==> flow/design.v <==
module instruction_fetch (
  input clk,
  input rstn,
  input suspend_cpu,
  input       pc_take_branch,    
  input [7:0] pc_branch_target,  
  output [7:0] pc_instruction_address
);
reg [7:0] pc;
always @(posedge clk or negedge rstn) begin
  if (rstn == 1'b0) begin
    pc <= 8'd0;
  end else if (pc_take_branch == 1'b1) begin
    pc <= pc_branch_target;
  end else if (suspend_cpu == 1'b0) begin
    pc <= pc + 8'd1;
  end
end
assign pc_instruction_address = pc;
endmodule
module instruction_decode (
  input clk,
  input rstn,
  input suspend_cpu,
  input [20:0] instruction,
  input [15:0] wb_regfile_writeback,  
  input  [3:0] wb_rd_id,              
  input        wb_reg_write,          
  output reg [4:0] opcode,
  output reg alu_src,
  output reg mem_branch,
  output reg mem_write,
  output reg mem_read,
  output reg reg_write,
  output reg mem_to_reg,
  output reg sema_read,
  output reg sema_write,
  output reg  [3:0] rd_id,
  output reg [15:0] rs1,
  output reg [15:0] rs2,
  output reg [15:0] imm
);
localparam ADD = 5'd0;
localparam SUB = 5'd1;
localparam MUL = 5'd2;
localparam DIV = 5'd3;
localparam AND = 5'd4;
localparam OR = 5'd5;
localparam XOR = 5'd6;
localparam NOT = 5'd7;
localparam ADDI = 5'd8;
localparam SUBI = 5'd9;
localparam MULI = 5'd10;
localparam DIVI = 5'd11;
localparam ANDI = 5'd12;
localparam ORI = 5'd13;
localparam XORI = 5'd14;
localparam SHL = 5'd15;
localparam SHR = 5'd16;
localparam SHLI = 5'd17;
localparam SHRI = 5'd18;
localparam BEQ = 5'd19;
localparam BNE = 5'd20;
localparam BGT = 5'd21;
localparam BLT = 5'd22;
localparam CEQ = 5'd23;
localparam CNE = 5'd24;
localparam CGT = 5'd25;
localparam CLT = 5'd26;
localparam LD = 5'd27;
localparam ST = 5'd28;
localparam SEMA_RD = 5'd29;
localparam SEMA_WR = 5'd30;
localparam JALR = 5'd31;
wire [4:0] op_i;
wire [3:0] rs1_id;
wire [3:0] rs2_id;
wire [7:0] i_imm;
wire [7:0] b_imm;
reg [15:0] regfile [1:15];
assign op_i   = instruction[4:0];
assign i_imm  = instruction[20:13];
assign b_imm  = {instruction[20:17], instruction[8:5]};
assign rs1_id = instruction[12:9];
assign rs2_id = instruction[16:13];
wire [15:0] rs1_val = (rs1_id == 4'd0) ? 16'd0 : regfile[rs1_id];
wire [15:0] rs2_val = (rs2_id == 4'd0) ? 16'd0 : regfile[rs2_id];
always @(posedge clk or negedge rstn) begin
  if (rstn == 1'b0) begin
    opcode <= 5'd0;
    alu_src <= 1'b0;
    mem_branch <= 1'b0;
    mem_write <= 1'b0;
    mem_read <= 1'b0;
    reg_write <= 1'b0;
    mem_to_reg <= 1'b0;
    sema_read <= 1'b0;
    sema_write <= 1'b0;
    rd_id <= 4'd0;
    rs1 <= 16'd0;
    rs2 <= 16'd0;
    imm <= 16'd0;
  end else if (suspend_cpu == 1'b0) begin
    opcode <= op_i;
    rd_id <= instruction[8:5];
    rs1 <= rs1_val;
    rs2 <= rs2_val;
    alu_src <= 1'b0;
    mem_branch <= 1'b0;
    mem_write <= 1'b0;
    mem_read <= 1'b0;
    reg_write <= 1'b0;
    mem_to_reg <= 1'b0;
    sema_read <= 1'b0;
    sema_write <= 1'b0;
    imm <= 16'd0;
    case (op_i)
      ADD, SUB, MUL, DIV, AND, OR, XOR, NOT, SHL, SHR: begin
        reg_write <= 1'b1;
      end
      ADDI, SUBI, MULI, DIVI, ANDI, ORI, XORI, SHLI, SHRI: begin
        alu_src <= 1'b1;
        reg_write <= 1'b1;
        imm <= {8'd0, i_imm};
      end
      BEQ, BNE, BGT, BLT: begin
        mem_branch <= 1'b1;
        imm <= {8'd0, b_imm};
      end
      CEQ, CNE, CGT, CLT: begin
        sema_write <= 1'b1;
      end
      LD: begin
        mem_read <= 1'b1;
        reg_write <= 1'b1;
        mem_to_reg <= 1'b1;
        imm <= {8'd0, i_imm};
      end
      ST: begin
        mem_write <= 1'b1;
        imm <= {8'd0, i_imm};
      end
      SEMA_RD: begin
        reg_write <= 1'b1;
        mem_to_reg <= 1'b1;
        sema_read <= 1'b1;
      end
      SEMA_WR: begin
        sema_write <= 1'b1;
      end
      JALR: begin
        mem_branch <= 1'b1;
        reg_write <= 1'b1;
      end
      default: begin
      end
    endcase
  end
end
integer i_reg;
always @(posedge clk or negedge rstn) begin
  if (rstn == 1'b0) begin
    for (i_reg = 1; i_reg < 16; i_reg = i_reg + 1) begin
      regfile[i_reg] <= 16'd0;
    end
  end else if ((wb_reg_write == 1'b1) && (wb_rd_id != 4'd0)) begin
    regfile[wb_rd_id] <= wb_regfile_writeback;
  end
end
endmodule
module instruction_execute (
  input  clk,
  input  rstn,
  input  suspend_cpu,
  output phase_done,
  input [4:0] id_opcode,
  input [7:0] id_pc,       
  input id_alu_src,
  input id_mem_branch,
  input id_mem_write,
  input id_mem_read,
  input id_reg_write,
  input id_mem_to_reg,
  input id_sema_read,
  input id_sema_write,
  input [3:0]  id_rd_id,
  input [15:0] id_rs1,
  input [15:0] id_rs2,
  input [15:0] id_imm,
  output reg [15:0] alu_result,
  output reg  [7:0] branch_target_address,
  output reg        branch_taken,
  output reg  [3:0] ex_rd_id,
  output reg        ex_mem_branch,
  output reg        ex_mem_write,
  output reg        ex_mem_read,
  output reg        ex_reg_write,
  output reg        ex_mem_to_reg,
  output reg        ex_sema_read,
  output reg        ex_sema_write,
  output reg  [7:0] ex_mem_addr,
  output reg [15:0] ex_mem_write_data
);
localparam ADD = 5'd0;
localparam SUB = 5'd1;
localparam MUL = 5'd2;
localparam DIV = 5'd3;
localparam AND = 5'd4;
localparam OR = 5'd5;
localparam XOR = 5'd6;
localparam NOT = 5'd7;
localparam ADDI = 5'd8;
localparam SUBI = 5'd9;
localparam MULI = 5'd10;
localparam DIVI = 5'd11;
localparam ANDI = 5'd12;
localparam ORI = 5'd13;
localparam XORI = 5'd14;
localparam SHL = 5'd15;
localparam SHR = 5'd16;
localparam SHLI = 5'd17;
localparam SHRI = 5'd18;
localparam BEQ = 5'd19;
localparam BNE = 5'd20;
localparam BGT = 5'd21;
localparam BLT = 5'd22;
localparam CEQ = 5'd23;
localparam CNE = 5'd24;
localparam CGT = 5'd25;
localparam CLT = 5'd26;
localparam JALR = 5'd31;
wire [15:0] alu_in1;
wire [15:0] alu_in2;
reg  [15:0] alu_single_cycle_out;
reg         cond;
wire is_multi_cycle = (id_opcode == MUL) || (id_opcode == MULI) ||
                      (id_opcode == DIV) || (id_opcode == DIVI);
wire is_div = (id_opcode == DIV) || (id_opcode == DIVI);
assign alu_in1 = id_rs1;
assign alu_in2 = (id_alu_src == 1'b1) ? id_imm : id_rs2;
always @(*) begin
  case (id_opcode)
    ADD, ADDI: alu_single_cycle_out = alu_in1 + alu_in2;
    SUB, SUBI: alu_single_cycle_out = alu_in1 - alu_in2;
    AND, ANDI: alu_single_cycle_out = alu_in1 & alu_in2;
    OR, ORI:   alu_single_cycle_out = alu_in1 | alu_in2;
    XOR, XORI: alu_single_cycle_out = alu_in1 ^ alu_in2;
    NOT:       alu_single_cycle_out = ~alu_in1;
    SHL, SHLI: alu_single_cycle_out = alu_in1 << alu_in2[3:0];
    SHR, SHRI: alu_single_cycle_out = alu_in1 >> alu_in2[3:0];
    JALR:      alu_single_cycle_out = {8'd0, id_pc};
    default:   alu_single_cycle_out = 16'b0;
  endcase
end
always @(*) begin
  case (id_opcode)
    BEQ, CEQ: cond = (alu_in1 == alu_in2);
    BNE, CNE: cond = (alu_in1 != alu_in2);
    BGT, CGT: cond = (alu_in1 > alu_in2);
    BLT, CLT: cond = (alu_in1 < alu_in2);
    JALR:     cond = 1'b1;
    default:  cond = 1'b0;
  endcase
end
reg [15:0] mul_acc;
reg [16:0] div_temp;
reg [15:0] dividend;
reg [15:0] divisor;
reg [15:0] multiplicand;
reg  [4:0] cycle_count;
wire [16:0] div_shift = {div_temp[15:0], dividend[15]};
wire [16:0] div_diff  = div_shift - {1'b0, divisor};
always @(posedge clk or negedge rstn) begin
  if (rstn == 1'b0) begin
    mul_acc <= 16'd0;
    div_temp <= 17'd0;
    dividend <= 16'd0;
    divisor <= 16'd0;
    multiplicand <= 16'd0;
    cycle_count <= 5'd0;
  end else if ((suspend_cpu == 1'b0) && is_multi_cycle) begin
    if (cycle_count == 5'd0) begin
      mul_acc <= 16'd0;
      div_temp <= 17'd0;
      multiplicand <= alu_in1;
      dividend <= is_div ? alu_in1 : alu_in2;
      divisor <= alu_in2;
      cycle_count <= 5'd1;
    end else if (cycle_count <= 5'd16) begin
      if (is_div) begin
        if (div_diff[16] == 1'b0) begin
          div_temp <= div_diff;
          dividend <= {dividend[14:0], 1'b1};
        end else begin
          div_temp <= div_shift;
          dividend <= {dividend[14:0], 1'b0};
        end
      end else begin
        if (dividend[0]) begin
          mul_acc <= mul_acc + multiplicand;
        end
        multiplicand <= multiplicand << 1;
        dividend <= dividend >> 1;
      end
      cycle_count <= cycle_count + 5'd1;
    end
  end else begin
    cycle_count <= 5'd0;
  end
end
assign phase_done = is_multi_cycle ? (cycle_count == 5'd17) : 1'b1;
always @(posedge clk or negedge rstn) begin
  if (rstn == 1'b0) begin
    alu_result    <= 16'd0;
    branch_target_address <= 8'd0;
    branch_taken  <= 1'b0;
    ex_rd_id      <= 4'b0;
    ex_mem_branch <= 1'b0;
    ex_mem_write  <= 1'b0;
    ex_mem_read   <= 1'b0;
    ex_reg_write  <= 1'b0;
    ex_mem_to_reg <= 1'b0;
    ex_sema_read  <= 1'b0;
    ex_sema_write <= 1'b0;
    ex_mem_addr   <= 8'd0;
    ex_mem_write_data <= 16'd0;
  end else if ((suspend_cpu == 1'b0) && phase_done) begin
    alu_result    <= is_multi_cycle ? (is_div ? dividend : mul_acc) : alu_single_cycle_out;
    branch_target_address <= (id_opcode == JALR) ? alu_in1[7:0] : id_imm[7:0];
    branch_taken  <= cond;
    ex_rd_id      <= id_rd_id;
    ex_mem_branch <= id_mem_branch;
    ex_mem_write  <= id_mem_write;
    ex_mem_read   <= id_mem_read;
    ex_reg_write  <= id_reg_write;
    ex_mem_to_reg <= id_mem_to_reg;
    ex_sema_read  <= id_sema_read;
    ex_sema_write <= id_sema_write;
    ex_mem_addr   <= id_imm[7:0];
    ex_mem_write_data <= (id_opcode == CEQ || id_opcode == CNE ||
                          id_opcode == CGT || id_opcode == CLT) ? {15'd0, cond} : id_rs1;
  end
end
endmodule
module memory_access (
  input clk,
  input rstn,
  input suspend_cpu,
  output phase_done,
  input sema_valid,
  input sema_data_in,
  input sema_is_empty,
  output sema_ready,
  output sema_write,
  output sema_data_out,
  input [15:0] ex_alu_result,
  input  [7:0] ex_branch_target_address,
  input        ex_branch_taken,
  input  [3:0] ex_rd_id,
  input        ex_mem_branch,
  input        ex_mem_write,
  input        ex_mem_read,
  input        ex_reg_write,
  input        ex_mem_to_reg,
  input        ex_sema_read,
  input        ex_sema_write,
  input  [7:0] ex_mem_addr,
  input [15:0] ex_mem_write_data,
  input [15:0] data_memory_read_data,
  output  [7:0] data_memory_address,
  output        data_memory_write_en,
  output [15:0] data_memory_write_data,
  output reg [15:0] mem_alu_result,
  output reg  [3:0] mem_rd_id,
  output reg        mem_reg_write,
  output            mem_take_branch,
  output      [7:0] mem_branch_target_address
);
assign data_memory_address = ex_mem_addr;
assign data_memory_write_en = ex_mem_write & ~suspend_cpu;
assign data_memory_write_data = ex_mem_write_data;
assign mem_take_branch = ex_branch_taken & ex_mem_branch & ~suspend_cpu;
assign mem_branch_target_address = ex_branch_target_address;
assign sema_write    = ex_sema_write & ~suspend_cpu;
assign sema_data_out = ex_mem_write_data[0];
assign sema_ready    = ex_sema_read & ~suspend_cpu;
assign phase_done = ex_sema_write ? sema_is_empty :
                    ex_sema_read  ? sema_valid    : 1'b1;
always @(posedge clk or negedge rstn) begin
  if (rstn == 1'b0) begin
    mem_alu_result <= 16'd0;
    mem_rd_id      <= 4'd0;
    mem_reg_write  <= 1'b0;
  end else if ((suspend_cpu == 1'b0) && phase_done) begin
    if (ex_mem_to_reg == 1'b1) begin
      mem_alu_result <= ex_sema_read ? {15'd0, sema_data_in} : data_memory_read_data;
    end else begin
      mem_alu_result <= ex_alu_result;
    end
    mem_rd_id      <= ex_rd_id;
    mem_reg_write  <= ex_reg_write;
  end
end
endmodule
module register_writeback (
  input suspend_cpu,
  input [15:0] mem_alu_result,
  input  [3:0] mem_rd_id,
  input        mem_reg_write,
  output [15:0] wb_regfile_writeback,
  output  [3:0] wb_rd_id,
  output        wb_reg_write
);
assign wb_reg_write = mem_reg_write & ~suspend_cpu;
assign wb_rd_id = mem_rd_id;
assign wb_regfile_writeback = mem_alu_result;
endmodule
module byte_unit_top (
  input clk,
  input rstn,
  output  [7:0] imem_addr,
  input  [20:0] imem_data,
  output  [7:0] dmem_addr,
  output        dmem_we,
  output [15:0] dmem_wdata,
  input  [15:0] dmem_rdata,
  input  sema_valid_i,  
  input  sema_data_i,   
  output sema_ready_o,  
  input  sema_is_empty_i,  
  output sema_write_o,     
  output sema_data_o,      
  output halted
);
wire [7:0]  if_instruction_address_o;
reg  [20:0] if_instruction;
wire [4:0]  id_opcode_o;
wire        id_alu_src_o;
wire        id_mem_branch_o;
wire        id_mem_write_o;
wire        id_mem_read_o;
wire        id_reg_write_o;
wire        id_mem_to_reg_o;
wire        id_sema_read_o;
wire        id_sema_write_o;
wire [3:0]  id_rd_id_o;
wire [15:0] id_rs1_o;
wire [15:0] id_rs2_o;
wire [15:0] id_imm_o;
wire        ex_phase_done_o;
wire [15:0] ex_alu_result_o;
wire  [7:0] ex_branch_target_address_o;
wire        ex_branch_taken_o;
wire  [3:0] ex_rd_id_o;
wire        ex_mem_branch_o;
wire        ex_mem_write_o;
wire        ex_mem_read_o;
wire        ex_reg_write_o;
wire        ex_mem_to_reg_o;
wire        ex_sema_read_o;
wire        ex_sema_write_o;
wire  [7:0] ex_mem_addr_o;
wire [15:0] ex_mem_write_data_o;
wire        mem_phase_done_o;
wire [15:0] mem_alu_result_o;
wire [3:0]  mem_rd_id_o;
wire        mem_reg_write_o;
wire        mem_take_branch_o;
wire  [7:0] mem_branch_target_address_o;
wire [15:0] wb_regfile_writeback_o;
wire  [3:0] wb_rd_id_o;
wire        wb_reg_write_o;
localparam [2:0] IF = 3'd0, ID = 3'd1, EX = 3'd2, MEM = 3'd3, WB = 3'd4, HALT = 3'd5;
reg [2:0] cpu_phase;
wire if_suspend_cpu_i  = (cpu_phase != IF);
wire id_suspend_cpu_i  = (cpu_phase != ID);
wire ex_suspend_cpu_i  = (cpu_phase != EX);
wire mem_suspend_cpu_i = (cpu_phase != MEM);
wire wb_suspend_cpu_i  = (cpu_phase != WB);
always @(posedge clk or negedge rstn) begin
  if (rstn == 1'b0) begin
    cpu_phase <= IF;
  end else begin
    case (cpu_phase)
      IF:  cpu_phase <= (&imem_data) ? HALT : ID;
      ID:  cpu_phase <= EX;
      EX:  if (ex_phase_done_o) cpu_phase <= MEM;
      MEM: if (mem_phase_done_o) cpu_phase <= WB;
      WB:  cpu_phase <= IF;
      default: cpu_phase <= HALT;
    endcase
  end
end
always @(posedge clk or negedge rstn) begin
  if (rstn == 1'b0) begin
    if_instruction <= {{16{1'b0}}, 5'b01111};  
  end else if (if_suspend_cpu_i == 1'b0) begin
    if_instruction <= imem_data;
  end
end
assign imem_addr = if_instruction_address_o;
assign halted = (cpu_phase == HALT);
instruction_fetch instruction_fetch_inst (
  .clk (clk),
  .rstn (rstn),
  .suspend_cpu (if_suspend_cpu_i),
  .pc_take_branch (mem_take_branch_o),
  .pc_branch_target (mem_branch_target_address_o),
  .pc_instruction_address (if_instruction_address_o)
);
instruction_decode instruction_decode_inst (
  .clk (clk),
  .rstn (rstn),
  .suspend_cpu (id_suspend_cpu_i),
  .instruction (if_instruction),
  .wb_regfile_writeback (wb_regfile_writeback_o),
  .wb_reg_write (wb_reg_write_o),
  .wb_rd_id (wb_rd_id_o),
  .opcode (id_opcode_o),
  .alu_src (id_alu_src_o),
  .mem_branch (id_mem_branch_o),
  .mem_write (id_mem_write_o),
  .mem_read (id_mem_read_o),
  .reg_write (id_reg_write_o),
  .mem_to_reg (id_mem_to_reg_o),
  .sema_read (id_sema_read_o),
  .sema_write (id_sema_write_o),
  .rd_id (id_rd_id_o),
  .rs1 (id_rs1_o),
  .rs2 (id_rs2_o),
  .imm (id_imm_o)
);
instruction_execute instruction_execute_inst (
  .clk (clk),
  .rstn (rstn),
  .suspend_cpu (ex_suspend_cpu_i),
  .phase_done (ex_phase_done_o),
  .id_opcode (id_opcode_o),
  .id_pc (if_instruction_address_o),
  .id_alu_src (id_alu_src_o),
  .id_mem_branch (id_mem_branch_o),
  .id_mem_write (id_mem_write_o),
  .id_mem_read (id_mem_read_o),
  .id_reg_write (id_reg_write_o),
  .id_mem_to_reg (id_mem_to_reg_o),
  .id_sema_read (id_sema_read_o),
  .id_sema_write (id_sema_write_o),
  .id_rd_id (id_rd_id_o),
  .id_rs1 (id_rs1_o),
  .id_rs2 (id_rs2_o),
  .id_imm (id_imm_o),
  .alu_result (ex_alu_result_o),
  .branch_target_address (ex_branch_target_address_o),
  .branch_taken (ex_branch_taken_o),
  .ex_rd_id (ex_rd_id_o),
  .ex_mem_branch (ex_mem_branch_o),
  .ex_mem_write (ex_mem_write_o),
  .ex_mem_read (ex_mem_read_o),
  .ex_reg_write (ex_reg_write_o),
  .ex_mem_to_reg (ex_mem_to_reg_o),
  .ex_sema_read (ex_sema_read_o),
  .ex_sema_write (ex_sema_write_o),
  .ex_mem_addr (ex_mem_addr_o),
  .ex_mem_write_data (ex_mem_write_data_o)
);
memory_access memory_access_inst (
  .clk (clk),
  .rstn (rstn),
  .suspend_cpu (mem_suspend_cpu_i),
  .phase_done (mem_phase_done_o),
  .sema_valid (sema_valid_i),
  .sema_data_in (sema_data_i),
  .sema_is_empty (sema_is_empty_i),
  .sema_ready (sema_ready_o),
  .sema_write (sema_write_o),
  .sema_data_out (sema_data_o),
  .ex_alu_result (ex_alu_result_o),
  .ex_branch_target_address (ex_branch_target_address_o),
  .ex_branch_taken (ex_branch_taken_o),
  .ex_rd_id (ex_rd_id_o),
  .ex_mem_branch (ex_mem_branch_o),
  .ex_mem_write (ex_mem_write_o),
  .ex_mem_read (ex_mem_read_o),
  .ex_reg_write (ex_reg_write_o),
  .ex_mem_to_reg (ex_mem_to_reg_o),
  .ex_sema_read (ex_sema_read_o),
  .ex_sema_write (ex_sema_write_o),
  .ex_mem_addr (ex_mem_addr_o),
  .ex_mem_write_data (ex_mem_write_data_o),
  .data_memory_read_data (dmem_rdata),
  .data_memory_address (dmem_addr),
  .data_memory_write_en (dmem_we),
  .data_memory_write_data (dmem_wdata),
  .mem_alu_result (mem_alu_result_o),
  .mem_rd_id (mem_rd_id_o),
  .mem_reg_write (mem_reg_write_o),
  .mem_take_branch (mem_take_branch_o),
  .mem_branch_target_address (mem_branch_target_address_o)
);
register_writeback register_writeback_inst (
  .suspend_cpu (wb_suspend_cpu_i),
  .mem_alu_result (mem_alu_result_o),
  .mem_rd_id (mem_rd_id_o),
  .mem_reg_write (mem_reg_write_o),
  .wb_regfile_writeback (wb_regfile_writeback_o),
  .wb_rd_id (wb_rd_id_o),
  .wb_reg_write (wb_reg_write_o)
);
endmodule
# --- From RTL to reports: byte_unit_top ---
# The steps from the RTL of byte_unit_top to its reports follow in flow order.
# Line numbers count from 1 in the design file above.
# Operators carry their Yosys type and port widths (W data, S select, Z words).
# Cell names lack the library's common part.
inputs:
  top_module: "byte_unit_top"
  clk_port: "clk"
  library: "sky130hd"
  pvt_corner: "tt_025C_1v80"

# --- Word level ---
# Yosys after proc, flatten, opt, wreduce and memory -nomap, before mapping. Print and check cells are not counted. Equal cells are merged and count once.
bits:
  clocked_rd_ports_x_width: 0
  latchBits: 0
  out_inout_bits: 37
  mem_count: 0
  mem_bits_rw: 0
  elab_cells: 306
  rom_bits: 0
  ff_bits: 501
  in_bits: 42
classes:
  mul: 0
  n_eq: 120
  shifts: 2
  compare: 3
  add_sub_neg: 6
  n_reduce_logical: 62
  logic: 13
  mux: 49
  div_mod_pow: 0
op_table:
  columns: ["cell", "n"]
  rows:
  - ["$pmux W16 S15", 2]
  - ["$mux W16", 23]
  - ["$eq A5 B5 Y1 const B", 29]
  - ["$pmux W16 S9", 1]
  - ["$eq A4 B4 Y1 const B", 24]
  - ["$eq A5 B4 Y1 const B", 16]
  - ["$eq A4 B3 Y1 const B", 12]
  - ["$eq A5 B3 Y1 const B", 8]
  - ["$reduce_and A2 Y1", 18]
  - ["$add A16 B16 Y16", 2]
  - ["$reduce_or A2 Y1", 12]
  - ["$eq A4 B2 Y1 const B", 6]
  - ["$mux W8", 3]
  - ["$reduce_or A22 Y1", 1]
  - ["$reduce_and A21 Y1", 1]
  - ["$eq A5 B2 Y1 const B", 4]
  - ["$sub A17 B16 Y17", 1]
  - ["$sub A16 B16 Y16", 1]
  - ["$gt A16 B16 Y1", 1]
  - ["$lt A16 B16 Y1", 1]
  - ["$eq A16 B16 Y1", 1]
  - ["$ne A16 B16 Y1", 1]
  - ["$and A16 B16 Y16", 1]
  - ["$or A16 B16 Y16", 1]
  - ["$xor A16 B16 Y16", 1]
  - ["$shl A16 B4 Y16", 1]
  - ["$shr A16 B4 Y16", 1]
  - ["$not A16 Y16", 1]
# Not listed: further kinds 35, cells in them 81.

# --- Longest topological paths ---
# Yosys ltp: most cells in a row. Word level: on the elaborated netlist, between registers, memories and ports. Mapped: between sequential cells and ports; inverters and the memories' decode and read muxes count.
depth:
  ltp_word: 7
  ABC_AREA: 0
  depth_mapped: 13
  ltp_nobuf: 11

# --- Synthesis result ---
# The flow's flattened synthesis, as Yosys stat reports it; memories are mapped. The netlist is that of the ABC_AREA named above (0 if unset); the other value can give another one.
types:
  columns: ["cell_type", "n", "type_area_um2"]
  rows:
  - ["dfrtp_1", 489, 1.22E+04]
  - ["mux2_2", 266, 3E+03]
  - ["nand2_1", 359, 1.35E+03]
  - ["ha_1", 84, 1.05E+03]
  - ["a22oi_1", 112, 840.806]
  - ["mux2i_1", 73, 730.701]
  - ["nor2_1", 180, 675.648]
  - ["a21oi_1", 122, 610.586]
  - ["clkbuf_1", 150, 563.04]
  - ["o21ai_0", 105, 525.504]
  - ["mux4_2", 22, 495.475]
  - ["a22o_1", 54, 472.954]
  - ["a222oi_1", 40, 400.384]
  - ["nand3_1", 76, 380.365]
  - ["o221ai_1", 42, 367.853]
  - ["a221oi_1", 33, 289.027]
  - ["inv_1", 76, 285.274]
  - ["nand4_1", 44, 275.264]
# Other cell types: 80; their cells: 531.
synth_totals:
  n_buf: 204
  seq_area_um2: 12341.8
  area_um2: 28511.1
  stdcells: 2858
  ff_cells: 493
# The figures by module come from a second, unflattened synthesis with its own total; it is not the netlist above.
hier_totals:
  hier_cells: 3208
  hier_area_um2: 30912.1
# Each row is one instance without its submodules.
modules:
  columns: ["mod", "instances", "cells", "mod_area_um2", "seq_area_um2"]
  rows:
  - ["instruction_decode", 1, 1400, 15899.0, 7432.1]
  - ["instruction_execute", 1, 1528, 11982.7, 3628.5]
  - ["memory_access", 1, 138, 1372.6, 525.5]
  - ["byte_unit_top", 1, 74, 1059.8, 605.6]
  - ["instruction_fetch", 1, 47, 434.2, 200.2]
  - ["register_writeback", 1, 21, 163.9, 0.0]

# --- Path before layout ---
# Path of least setup slack by OpenSTA after synthesis, without wires, with an ideal clock, recovery checks aside; 20% of the period is set as input and as output delay. Where synthesis merged equal registers, the netlist keeps one of their names.
synth_timing:
  path_kind: "flip-flop to flip-flop"
  start: "register instruction_decode_inst.alu_src"
  end: "register instruction_execute_inst.alu_result[10]"
  required_time_ps: 4861
  n_path_buf: 3
  arrival_time_ps: 3268
  path_delay_ps: 3407
  tclk_ps: 5000
  driving_pins: 13
  slack_ps: 1594
  setup_time_ps: 139
  t_first_pin_ps: 0
  period_less_setup_slack_ps: 3406
# "path_delay_ps" = arrival - input delay + setup time.
# "driving_pins" counts driving pins, that of a launching flip-flop among them; a cell with two outputs on the path counts twice.
# "period_less_setup_slack_ps" is the clock period less the worst setup slack; recovery checks do not enter. This is arithmetic on one report: input and output delays are still those of the set period (20% each).
# The rows between start and end are the longest chain of elaborated cells between them; the timing report does not say that the signal goes this way. Where chains are equally long, one stands for them.
# Each line given opens the expression or statement behind the cell; cells for indexed reads and writes are added by Yosys, which also makes memories of some case tables.
# At most two assigning lines are given for a register; there are more.
synth_via:
  cell_sequence: "dfrtp_1 buf_6 clkbuf_1 mux2i_1 ha_1 buf_2 or3b_1 and3_1 a2111o_1 nand2_1 mux2_2 a2111oi_0 a21oi_1"
  elab_chain_cells: 4
  cells_between: 10
  cone_lines: 10
  cone_classes: "2 x add/sub; 2 x shift; 3 x mux; 3 x logic"
synth_lines:
  columns: ["element", "line", "source"]
  rows:
  - ["from (decl)", 30, "output reg alu_src,"]
  - ["from (assign)", 91, "alu_src <= 1'b0;"]
  - ["from (assign)", 108, "alu_src <= 1'b0;"]
  - ["$mux W16", 240, "assign alu_in2 = (id_alu_src == 1'b1) ? id_imm : id_rs2;"]
  - ["$sub A16 B16 Y16", 244, "SUB, SUBI: alu_single_cycle_out = alu_in1 - alu_in2;"]
  - ["$pmux W16 S9", 242, "case (id_opcode)"]
  - ["$mux W16", 328, "alu_result    <= is_multi_cycle ? (is_div ? dividend : mul_acc) : alu_single_cycle_out;"]
  - ["to (assign)", 314, "alu_result    <= 16'd0;"]
  - ["to (assign)", 328, null]
  - ["to (decl)", 190, "output reg [15:0] alu_result,"]

# --- Path in the finished layout ---
# From the final timing report of flow run 1: the path of least setup slack in the routed layout; clock arrival at registers is part of the times.
# The path's times are printed in steps of 10 ps; the period is the one set.
layout_timing:
  path_kind: "flip-flop to flip-flop"
  start: "register instruction_decode_inst.alu_src"
  end: "register instruction_execute_inst.branch_taken"
  arrival_time_ps: 4260
  n_path_buf: 6
  setup_time_ps: 70
  t_first_pin_ps: 650
  required_time_ps: 3650
  tclk_ps: 3070
  slack_ps: -610
  driving_pins: 16
# The rows between start and end are the longest chain of elaborated cells between them; the timing report does not say that the signal goes this way. Where chains are equally long, one stands for them.
# At most two assigning lines are given for a register; there are more.
layout_via:
  cell_sequence: "dfrtp_1 buf_12 buf_12 buf_4 nand2b_2 ha_1 clkbuf_2 nor3_4 and3_1 nand4b_1 buf_4 nor2_1 a21oi_1 a31oi_4 buf_6 nor2_4"
  elab_chain_cells: 3
  cells_between: 6
  cone_lines: 6
  cone_classes: "2 x compare; 2 x eq/ne; 2 x mux"
layout_lines:
  columns: ["element", "line", "source"]
  rows:
  - ["from (decl)", 30, "output reg alu_src,"]
  - ["from (assign)", 91, "alu_src <= 1'b0;"]
  - ["from (assign)", 108, "alu_src <= 1'b0;"]
  - ["$mux W16", 240, "assign alu_in2 = (id_alu_src == 1'b1) ? id_imm : id_rs2;"]
  - ["$lt A16 B16 Y1", 260, "BLT, CLT: cond = (alu_in1 < alu_in2);"]
  - ["$pmux W1 S5", 256, "case (id_opcode)"]
  - ["to (assign)", 316, "branch_taken  <= 1'b0;"]
  - ["to (assign)", 330, "branch_taken  <= cond;"]
  - ["to (decl)", 192, "output reg        branch_taken,"]

# Record of 4 stored runs of the RTL-to-layout flow on byte_unit_top, platform sky130hd. The runs are unordered. Constraints: input delay and output delay 20% of the set period each, output load 0.01 pF.
# By "clock_period_reached_ps" is meant the clock period of the run minus its worst setup slack. This is arithmetic on one report: input and output delays are still those of the set period (20% each).
# "worst_path_ps": the worst setup path's part of the clock period (all of it between registers, 20% less for each end at a port) less its slack. A launch clock that arrives late makes it longer, a capture clock that arrives late makes it shorter.
# "power_uw": no workload was simulated; the value follows from the tool's default switching activity.
# "worst_path_ps" is given in steps of 10 ps.
runs:
  - name: "flow run 1"
    settings:
      ABC_AREA: 0
      CAP_MARGIN: 10
      CELL_PAD_IN_SITES_DETAIL_PLACEMENT: 0
      CELL_PAD_IN_SITES_GLOBAL_PLACEMENT: 1
      CORE_ASPECT_RATIO: 1.86
      CORE_MARGIN: 10
      CORE_UTILIZATION: 34
      CTS_CLUSTER_DIAMETER: 246
      CTS_CLUSTER_SIZE: 59
      GPL_ROUTABILITY_DRIVEN: 1
      GPL_TIMING_DRIVEN: 0
      MAX_ROUTING_LAYER: "met4"
      MIN_ROUTING_LAYER: "met2"
      PLACE_DENSITY_LB_ADDON: 0.08
      SETUP_SLACK_MARGIN: 0.62
      SLEW_MARGIN: 5
      period_ns: 3.07
    results:
      worst_path_ps: 3680
      worst_path_kind: "flip-flop to flip-flop"
      power_uw: 9897
      setup_worst_slack_ps: -612
      ys_area_um2: 28511.1
      stdcell_area_um2: 37358.3
      final_util_pct: 45.0
      setupTns_ps: -5217
      clock_period_reached_ps: 3682
      dieArea_um2: 96400.7
  - name: "flow run 2"
    settings:
      CORE_MARGIN: 2
      CORE_UTILIZATION: 23
      GPL_ROUTABILITY_DRIVEN: 1
      GPL_TIMING_DRIVEN: 1
      PLACE_DENSITY_LB_ADDON: 0.08
      SETUP_SLACK_MARGIN: -0.14
      SLEW_MARGIN: 20
      TNS_END_PERCENT: 20
      period_ns: 2.95
      CAP_MARGIN: 20
    results:
      worst_path_ps: 3170
      worst_path_kind: "flip-flop to flip-flop"
      power_uw: 15529
      setup_worst_slack_ps: -220
      ys_area_um2: 28511.1
      stdcell_area_um2: 35889.4
      final_util_pct: 29.1
      setupTns_ps: -770
      clock_period_reached_ps: 3170
      dieArea_um2: 126793.0
  - name: "flow run 3"
    settings:
      CORE_ASPECT_RATIO: 0.87
      CORE_UTILIZATION: 35
      GPL_ROUTABILITY_DRIVEN: 0
      TNS_END_PERCENT: 55
      period_ns: 5.0
      CAP_MARGIN: 20
      CORE_MARGIN: 2
      SLEW_MARGIN: 20
    results:
      worst_path_ps: 4260
      worst_path_kind: "flip-flop to flip-flop"
      power_uw: 8241
      setup_worst_slack_ps: 742
      ys_area_um2: 28511.1
      stdcell_area_um2: 32423.6
      final_util_pct: 40.2
      setupTns_ps: 0
      clock_period_reached_ps: 4258
      dieArea_um2: 83765.3
  - name: "flow run 4"
    settings:
      CORE_UTILIZATION: 40
      period_ns: 3.9
      CAP_MARGIN: 20
      CORE_MARGIN: 2
      SLEW_MARGIN: 20
    results:
      worst_path_ps: 3680
      worst_path_kind: "flip-flop to flip-flop"
      power_uw: 10906
      setup_worst_slack_ps: 223
      ys_area_um2: 28511.1
      stdcell_area_um2: 32696.4
      final_util_pct: 46.5
      setupTns_ps: 0
      clock_period_reached_ps: 3677
      dieArea_um2: 73430.2
